==> flow/design.v <==
module cpu_design (reset, clock, write_read, M_address, M_data_in, M_data_out,overflow,status);
input reset,clock;
input[7:0] M_data_in;
output reg write_read,overflow;
output reg [7:0] M_data_out;
output reg[11:0] M_address;
reg[15:0] IR;
reg[7:0] MDR;
reg[11:0] MAR,PC;
reg [7:0]R0;
reg [7:0]R1;
reg [7:0]R2;
reg [7:0]R3;
reg [7:0]A;
reg [8:0]F;
output reg[2:0] status;
parameter idle=4'b0000, load=4'b0001, move=4'b0010, add=4'b0011, sub=4'b0100, AND=4'b0101;
parameter OR=4'b0110, XOR=4'b0111, shrp=4'b1000, shlp=4'b1001, swap=4'b1010, jmp=4'b1011;
parameter jz=4'b1100, read=4'b1101, write=4'b1110, stop=4'b1111; 
always@(*)  
begin
	if((reset==1)&&(status==3)&&(IR[15:12]==write)) 
		write_read=1'b1; 
	else
		write_read=1'b0; 
	M_address=MAR;
	M_data_out=MDR;
	overflow=F[8]^F[7];
 end
always @(negedge clock or negedge reset) 
begin
	if(reset==1'b0)
	begin
		MAR<=12'b000000000000;
		status<=3'b000; 
	end
	else  
		case (status)
			3'b000: begin
						status<=3'b001;
						MAR<=PC;
						case(IR[9:8])
							2'b00: A<=R0;
							2'b01: A<=R1;
							2'b10: A<=R2;
							2'b11: A<=R3;
						endcase
					end
			3'b001: begin
						if(IR[15:12]==stop)status<=1;
						else if (IR[15:12]==swap|| (IR[15:12]==jmp)|| IR[15:12]==jz || IR[15:12]==read || IR[15:12]==write) 
							status<=3'b010;
						else
							status<=3'b000;
					end
			3'b010:begin 
						if(IR[15:12]==swap)
							status <= 3'b000;
						else if ((IR[15:12]==jmp)||(IR[15:12]==read)||(IR[15:12]==write))
						begin
							MAR <= IR[11:0];
							status <= 3'b011;
						end
						else if((IR[15:12]==jz)&& (R0[7:0] == 8'b0000_0000)) 
						begin
							MAR <= IR[11:0];
							status <= 3'b011;
						end
						else
						begin
							MAR <= PC;
							status <= 3'b011;
						end
					end
			3'b011:begin
						if((IR[15:12]==write) || (IR[15:12]==read))
						begin
							MAR<=PC;
							status<=3'b100;
						end
						else
							status<=3'b000;
					 end
			3'b100:begin
						status<=3'b000;
					 end
			default:status<=3'b000;
		endcase
end
always@(posedge clock or negedge reset) 
begin
	if(reset==1'b0) 
	begin
		IR<=16'h0000;
		PC<=12'b000000000000;
		MDR<=8'b00000000;
		R0<=8'b00000000;
		R1<=8'b00000000;
		R2<=8'b00000000;
		F=9'b000000000;
		R3<=8'b00000000; 
	end
	else
	begin
		case (status)
			3'b000: begin
						IR[15:8]<=M_data_in;
						IR[7:0]<=8'b00000000; 
						PC<=PC+12'b000000000001; 
					end  
			3'b001: begin  
						case(IR[15:12]) 
							load: R0<={4'b0000,IR[11:8]}; 
							swap:begin
									case(IR[11:10])
										2'b00:begin
													case(IR[9:8])
														2'b00:R0<=R0;
														2'b01:R1<=R0;
														2'b10:R2<=R0;
														2'b11:R3<=R0;
													endcase
												end
										2'b01:begin
													case(IR[9:8])
														2'b00:R0<=R1;
														2'b01:R1<=R1;
														2'b10:R2<=R1;
														2'b11:R3<=R1;
													endcase
												end
										2'b10:begin
													case(IR[9:8])
														2'b00:R0<=R2;
														2'b01:R1<=R2;
														2'b10:R2<=R2;
														2'b11:R3<=R2;
													endcase
												end
										2'b11:begin
													case(IR[9:8])
														2'b00:R0<=R3;
														2'b01:R1<=R3;
														2'b10:R2<=R3;
														2'b11:R3<=R3;
													endcase
												end
									endcase
								  end
							shlp:begin 
									case(IR[11:10]) 
										2'b00:R0<=R0<<1;
										2'b01:R1<=R1<<1;
										2'b10:R2<=R2<<1;
										2'b11:R3<=R3<<1;
									endcase
								  end
							shrp:begin
									case(IR[11:10]) 
										2'b00:R0<=R0>>1;
										2'b01:R1<=R1>>1;
										2'b10:R2<=R2>>1;
										2'b11:R3<=R3>>1;
									endcase
								  end
							add:begin
									case(IR[11:10])
										2'b00:begin
													F=A+R0;
													R0<=F[7:0];
												end
										2'b01:begin
													F=A+R1;
													R1<=F[7:0];
												end
										2'b10:begin
													F=A+R2;
													R2<=F[7:0];
												end
										2'b11:begin
													F=A+R3;
													R3<=F[7:0];
												end
									endcase
								 end
							sub:begin
									case(IR[11:10])
										2'b00:begin
													F=R0-A;
													R0<=F[7:0];
												end
										2'b01:begin
													F=R1-A;
													R1<=F[7:0];
												end
										2'b10:begin
													F=R2-A;
													R2<=F[7:0];
												end
										2'b11:begin
													F=R3-A;
													R3<=F[7:0];
												end
									endcase
								 end
							move:begin
										case(IR[11:10])
											2'b00:R0<=A;
											2'b01:R1<=A;
											2'b10:R2<=A;
											2'b11:R3<=A;
										endcase
								  end
							AND:begin
									case(IR[11:10])
										2'b00:R0=R0 & A;
										2'b01:R1=R1 & A;
										2'b10:R2=R2 & A;
										2'b11:R3=R3 & A;
									endcase
								 end
							OR:begin
									case(IR[11:10])
										2'b00:R0=R0 | A;
										2'b01:R1=R1 | A;
										2'b10:R2=R2 | A;
										2'b11:R3=R3 | A;
									endcase
								end
							XOR:begin
									case(IR[11:10])
										2'b00:R0=R0 ^ A;
										2'b01:R1=R1 ^ A;
										2'b10:R2=R2 ^ A;
										2'b11:R3=R3 ^ A;
									endcase
								 end
							default:;
						endcase
					end 
			3'b010:begin
						case(IR[15:12])
							swap:begin
									case(IR[11:10])
										2'b00:R0<=A;
										2'b01:R1<=A;
										2'b10:R2<=A;
										2'b11:R3<=A;
									endcase
								  end
							read:begin
									IR[7:0]<=M_data_in;
									PC<=PC+12'b000000000001;
								  end
							write:begin
										IR[7:0]<=M_data_in;
										PC<=PC+12'b000000000001;
										MDR<=R0;
									end
							jmp:begin
									IR[7:0]<=M_data_in;
									PC<=PC+12'b000000000001;
								 end
							jz:begin
									IR[7:0]<=M_data_in;
									PC<=PC+12'b000000000001;
								end
						endcase
					 end
			3'b011:begin
						case(IR[15:12])
							jmp:begin
										PC<=IR[11:0];
									end
							jz:begin
									if(R0==8'b00000000)
										PC<=IR[11:0];
								end
							read:begin
									R0<=M_data_in;
								end
							default:;
						endcase
					 end
			3'b100:begin
					 end
			default:; 
		endcase
	end
end 
endmodule
; ---- Tool chain data of cpu_design
; Each step is given for the RTL above and for the edited RTL.
; "before" refers to lines of the RTL above, "after" to lines of the edited file.
; "delta" is "after" less "before", of the values as shown; "change_rel_pct" is that difference over "before", in percent.
; Library cell names are shortened.
; A cell with - has no value.
[inputs]
design = cpu_design
clock_port = clock
lib = sky130hd
pvt_corner = tt_025C_1v80

; ---- Edit of the RTL
; The edit as a unified diff against the file above.
; This change comes from a script, not from a designer. The edited design behaves differently; no optimisation was intended.
; begin of diff
@@ -1,3 +1,3 @@
-module cpu_design (reset, clock, write_read, M_address, M_data_in, M_data_out,overflow,status);
+module cpu_design (reset, clock, write_read, M_address, M_data_in, M_data_out,overflow,status_ext);
 input reset,clock;
 input[7:0] M_data_in;
@@ -14,5 +14,7 @@
 reg [7:0]A;
 reg [8:0]F;
-output reg[2:0] status;
+output reg[2:0] status_ext;
+reg [2:0] status;
+always @(posedge clock) status_ext <= status;
 parameter idle=4'b0000, load=4'b0001, move=4'b0010, add=4'b0011, sub=4'b0100, AND=4'b0101;
 parameter OR=4'b0110, XOR=4'b0111, shrp=4'b1000, shlp=4'b1001, swap=4'b1010, jmp=4'b1011;
; end of diff

; ---- Word level
; Yosys after proc, flatten, opt, wreduce and memory -nomap, before mapping. Memory bits, and registers merged into a memory's read port (data or address), are not among the register bits. Print and check cells are not counted. Equal cells are merged and count once.
[op_classes]
columns = item, before, after, delta, change_rel_pct
row1 = mul, 0, 0, 0, -
row2 = n_cmp, 0, 0, 0, -
row3 = div, 0, 0, 0, -
row4 = logic, 13, 13, 0, 0.00
row5 = shift, 0, 0, 0, -
row6 = reduce_and_logical, 34, 34, 0, 0.00
row7 = n_eq, 77, 77, 0, 0.00
row8 = muxes, 82, 82, 0, 0.00
row9 = n_addsub, 9, 9, 0, 0.00
[op_table]
columns = operator, before, after, delta, change_rel_pct
row1 = 8-bit two-way mux, 50, 50, 0, 0.00
row2 = 3-bit inequality test with constant B, 30, 30, 0, 0.00
row3 = 4-bit by 3-bit inequality test with 1-bit output with constant B, 12, 12, 0, 0.00
row4 = 4-bit equality test with constant B, 8, 8, 0, 0.00
row5 = 1-bit logical OR, 7, 7, 0, 0.00
row6 = 12-bit two-way mux, 6, 6, 0, 0.00
row7 = 2-bit inequality test with constant B, 5, 5, 0, 0.00
row8 = 8-bit parallel mux with 3-bit select, 5, 5, 0, 0.00
row9 = 8-bit by 8-bit adder with 9-bit output, 4, 4, 0, 0.00
row10 = 8-bit AND, 4, 4, 0, 0.00
row11 = 2-bit equality test with constant B, 4, 4, 0, 0.00
row12 = 4-bit by 3-bit equality test with 1-bit output with constant B, 4, 4, 0, 0.00
row13 = 5-bit inequality test with constant B, 4, 4, 0, 0.00
row14 = 8-bit bitwise OR, 4, 4, 0, 0.00
row15 = 8-bit parallel mux with 2-bit select, 4, 4, 0, 0.00
row16 = 2-bit AND reduction, 4, 4, 0, 0.00
row17 = 3-bit OR reduction, 4, 4, 0, 0.00
row18 = 8-bit by 8-bit subtractor with 9-bit output, 4, 4, 0, 0.00
row19 = 8-bit bitwise XOR, 4, 4, 0, 0.00
row20 = 1-bit logical AND, 3, 3, 0, 0.00
row21 = 2-bit two-way mux, 3, 3, 0, 0.00
row22 = 8-bit parallel mux with 9-bit select, 3, 3, 0, 0.00
row23 = 14-bit AND reduction, 3, 3, 0, 0.00
row24 = 2-bit nonzero test, 3, 3, 0, 0.00
row25 = 2-bit by 1-bit equality test with 1-bit output with constant B, 2, 2, 0, 0.00
row26 = 3-bit by 2-bit equality test with 1-bit output with constant B, 2, 2, 0, 0.00
row27 = 4-bit by 2-bit equality test with 1-bit output with constant B, 2, 2, 0, 0.00
row28 = 2-bit logical NOT, 2, 2, 0, 0.00
; The list need not be complete.
[bits]
columns = item, before, after, delta, change_rel_pct
row1 = mem_bits_ro, 0, 0, 0, -
row2 = mem_count, 0, 0, 0, -
row3 = latchBits, 0, 0, 0, -
row4 = elab_cells, 227, 228, 1, 0.44
row5 = out_inout_bits, 25, 25, 0, 0.00
row6 = clocked_rd_ports_x_width, 0, 0, 0, -
row7 = reg_bits, 100, 103, 3, 3.00
row8 = ram_bits, 0, 0, 0, -

; ---- Logic depth
; Depth = most cells in a row (Yosys ltp): at word level without a register or memory, in the mapped netlist without a sequential cell, where the memories' decode and read muxes count.
[depth]
columns = item, before, after, delta, change_rel_pct
row1 = word_depth, 8, 8, 0, 0.00
row2 = abc_area, 0, 0, -, -
row3 = ltp_mapped, 11, 11, 0, 0.00
row4 = ltp_nobuf, 11, 11, 0, 0.00

; ---- Netlist
; Yosys stat after the flow's synthesis: flattened, memories mapped to cells. It holds for the ABC_AREA given above (unset counts as 0); a run with the other value may have another netlist.
[types]
columns = type, before, after, delta, change_rel_pct
row1 = clkbuf_1, 58, 86, 28, 48.28
row2 = o21ai_0, 90, 110, 20, 22.22
row3 = buf_2, 35, 16, -19, -54.29
row4 = a21oi_1, 140, 124, -16, -11.43
row5 = inv_1, 73, 86, 13, 17.81
row6 = a2bb2oi_1, 1, 12, 11, 1100.00
row7 = o22a_1, 2, 11, 9, 450.00
row8 = a22oi_1, 18, 26, 8, 44.44
row9 = a2111oi_0, 5, 13, 8, 160.00
row10 = o22ai_1, 35, 41, 6, 17.14
row11 = nor3_1, 28, 34, 6, 21.43
row12 = nand2b_1, 16, 10, -6, -37.50
row13 = xor2_1, 11, 5, -6, -54.55
row14 = nor3b_1, 3, 9, 6, 200.00
row15 = mux2_2, 14, 9, -5, -35.71
row16 = or4_1, 7, 2, -5, -71.43
row17 = a211oi_1, 14, 18, 4, 28.57
row18 = a21o_1, 13, 17, 4, 30.77
; The list need not be complete.
[synth_totals]
columns = item, before, after, delta, change_rel_pct
row1 = synth_area_um2, 10887.9, 11091.9, 204.0, 1.87
row2 = n_buf, 110, 121, 11, 10.00
row3 = sequential_area_um2, 2367.3, 2427.3, 60.0, 2.53
row4 = ff_cells, 93, 96, 3, 3.23
row5 = stdcells, 1375, 1418, 43, 3.13

; ---- Layout results
; Runs of the flow (Yosys, OpenROAD) on both versions; the two runs of a pair have the same settings. The constraints put input and output delay at 20% of the set period each and load the outputs with 0.01 pF.
[flow_settings_pair_1]
CORE_UTILIZATION = 40
period_ns = 8.0
CAP_MARGIN = 20
CORE_MARGIN = 2
SLEW_MARGIN = 20
[results_pair_1]
columns = item, before, after, delta, change_rel_pct
row1 = ws_hold_ns, 0.424, 0.422, -0.002, -
row2 = tns_ns, 0.000, 0.000, 0.000, -
row3 = synth_chip_area_um2, 10887.9, 11091.9, 204.0, 1.87
row4 = fin_util_frac, 0.442, 0.448, 0.006, -
row5 = dieArea_um2, 28555.9, 29077.1, 521.2, 1.83
row6 = final_stdcell_area_um2, 11868.9, 12135.4, 266.5, 2.25
row7 = worstSetupSlack_ns, 0.343, 0.456, 0.113, -
[flow_settings_pair_2]
CELL_PAD_IN_SITES_GLOBAL_PLACEMENT = 3
CORE_UTILIZATION = 24
CTS_CLUSTER_DIAMETER = 155
GPL_ROUTABILITY_DRIVEN = 0
GPL_TIMING_DRIVEN = 1
MAX_ROUTING_LAYER = met4
PLACE_DENSITY_LB_ADDON = 0.17
period_ns = 8.06
CAP_MARGIN = 20
CORE_MARGIN = 2
SLEW_MARGIN = 20
[results_pair_2]
columns = item, before, after, delta, change_rel_pct
row1 = ws_hold_ns, 0.423, 0.429, 0.006, -
row2 = tns_ns, 0.000, 0.000, 0.000, -
row3 = synth_chip_area_um2, 10887.9, 11091.9, 204.0, 1.87
row4 = fin_util_frac, 0.272, 0.276, 0.004, -
row5 = dieArea_um2, 47086.8, 47952.2, 865.4, 1.84
row6 = final_stdcell_area_um2, 12283.0, 12555.8, 272.8, 2.22
row7 = worstSetupSlack_ns, 0.293, 0.386, 0.093, -
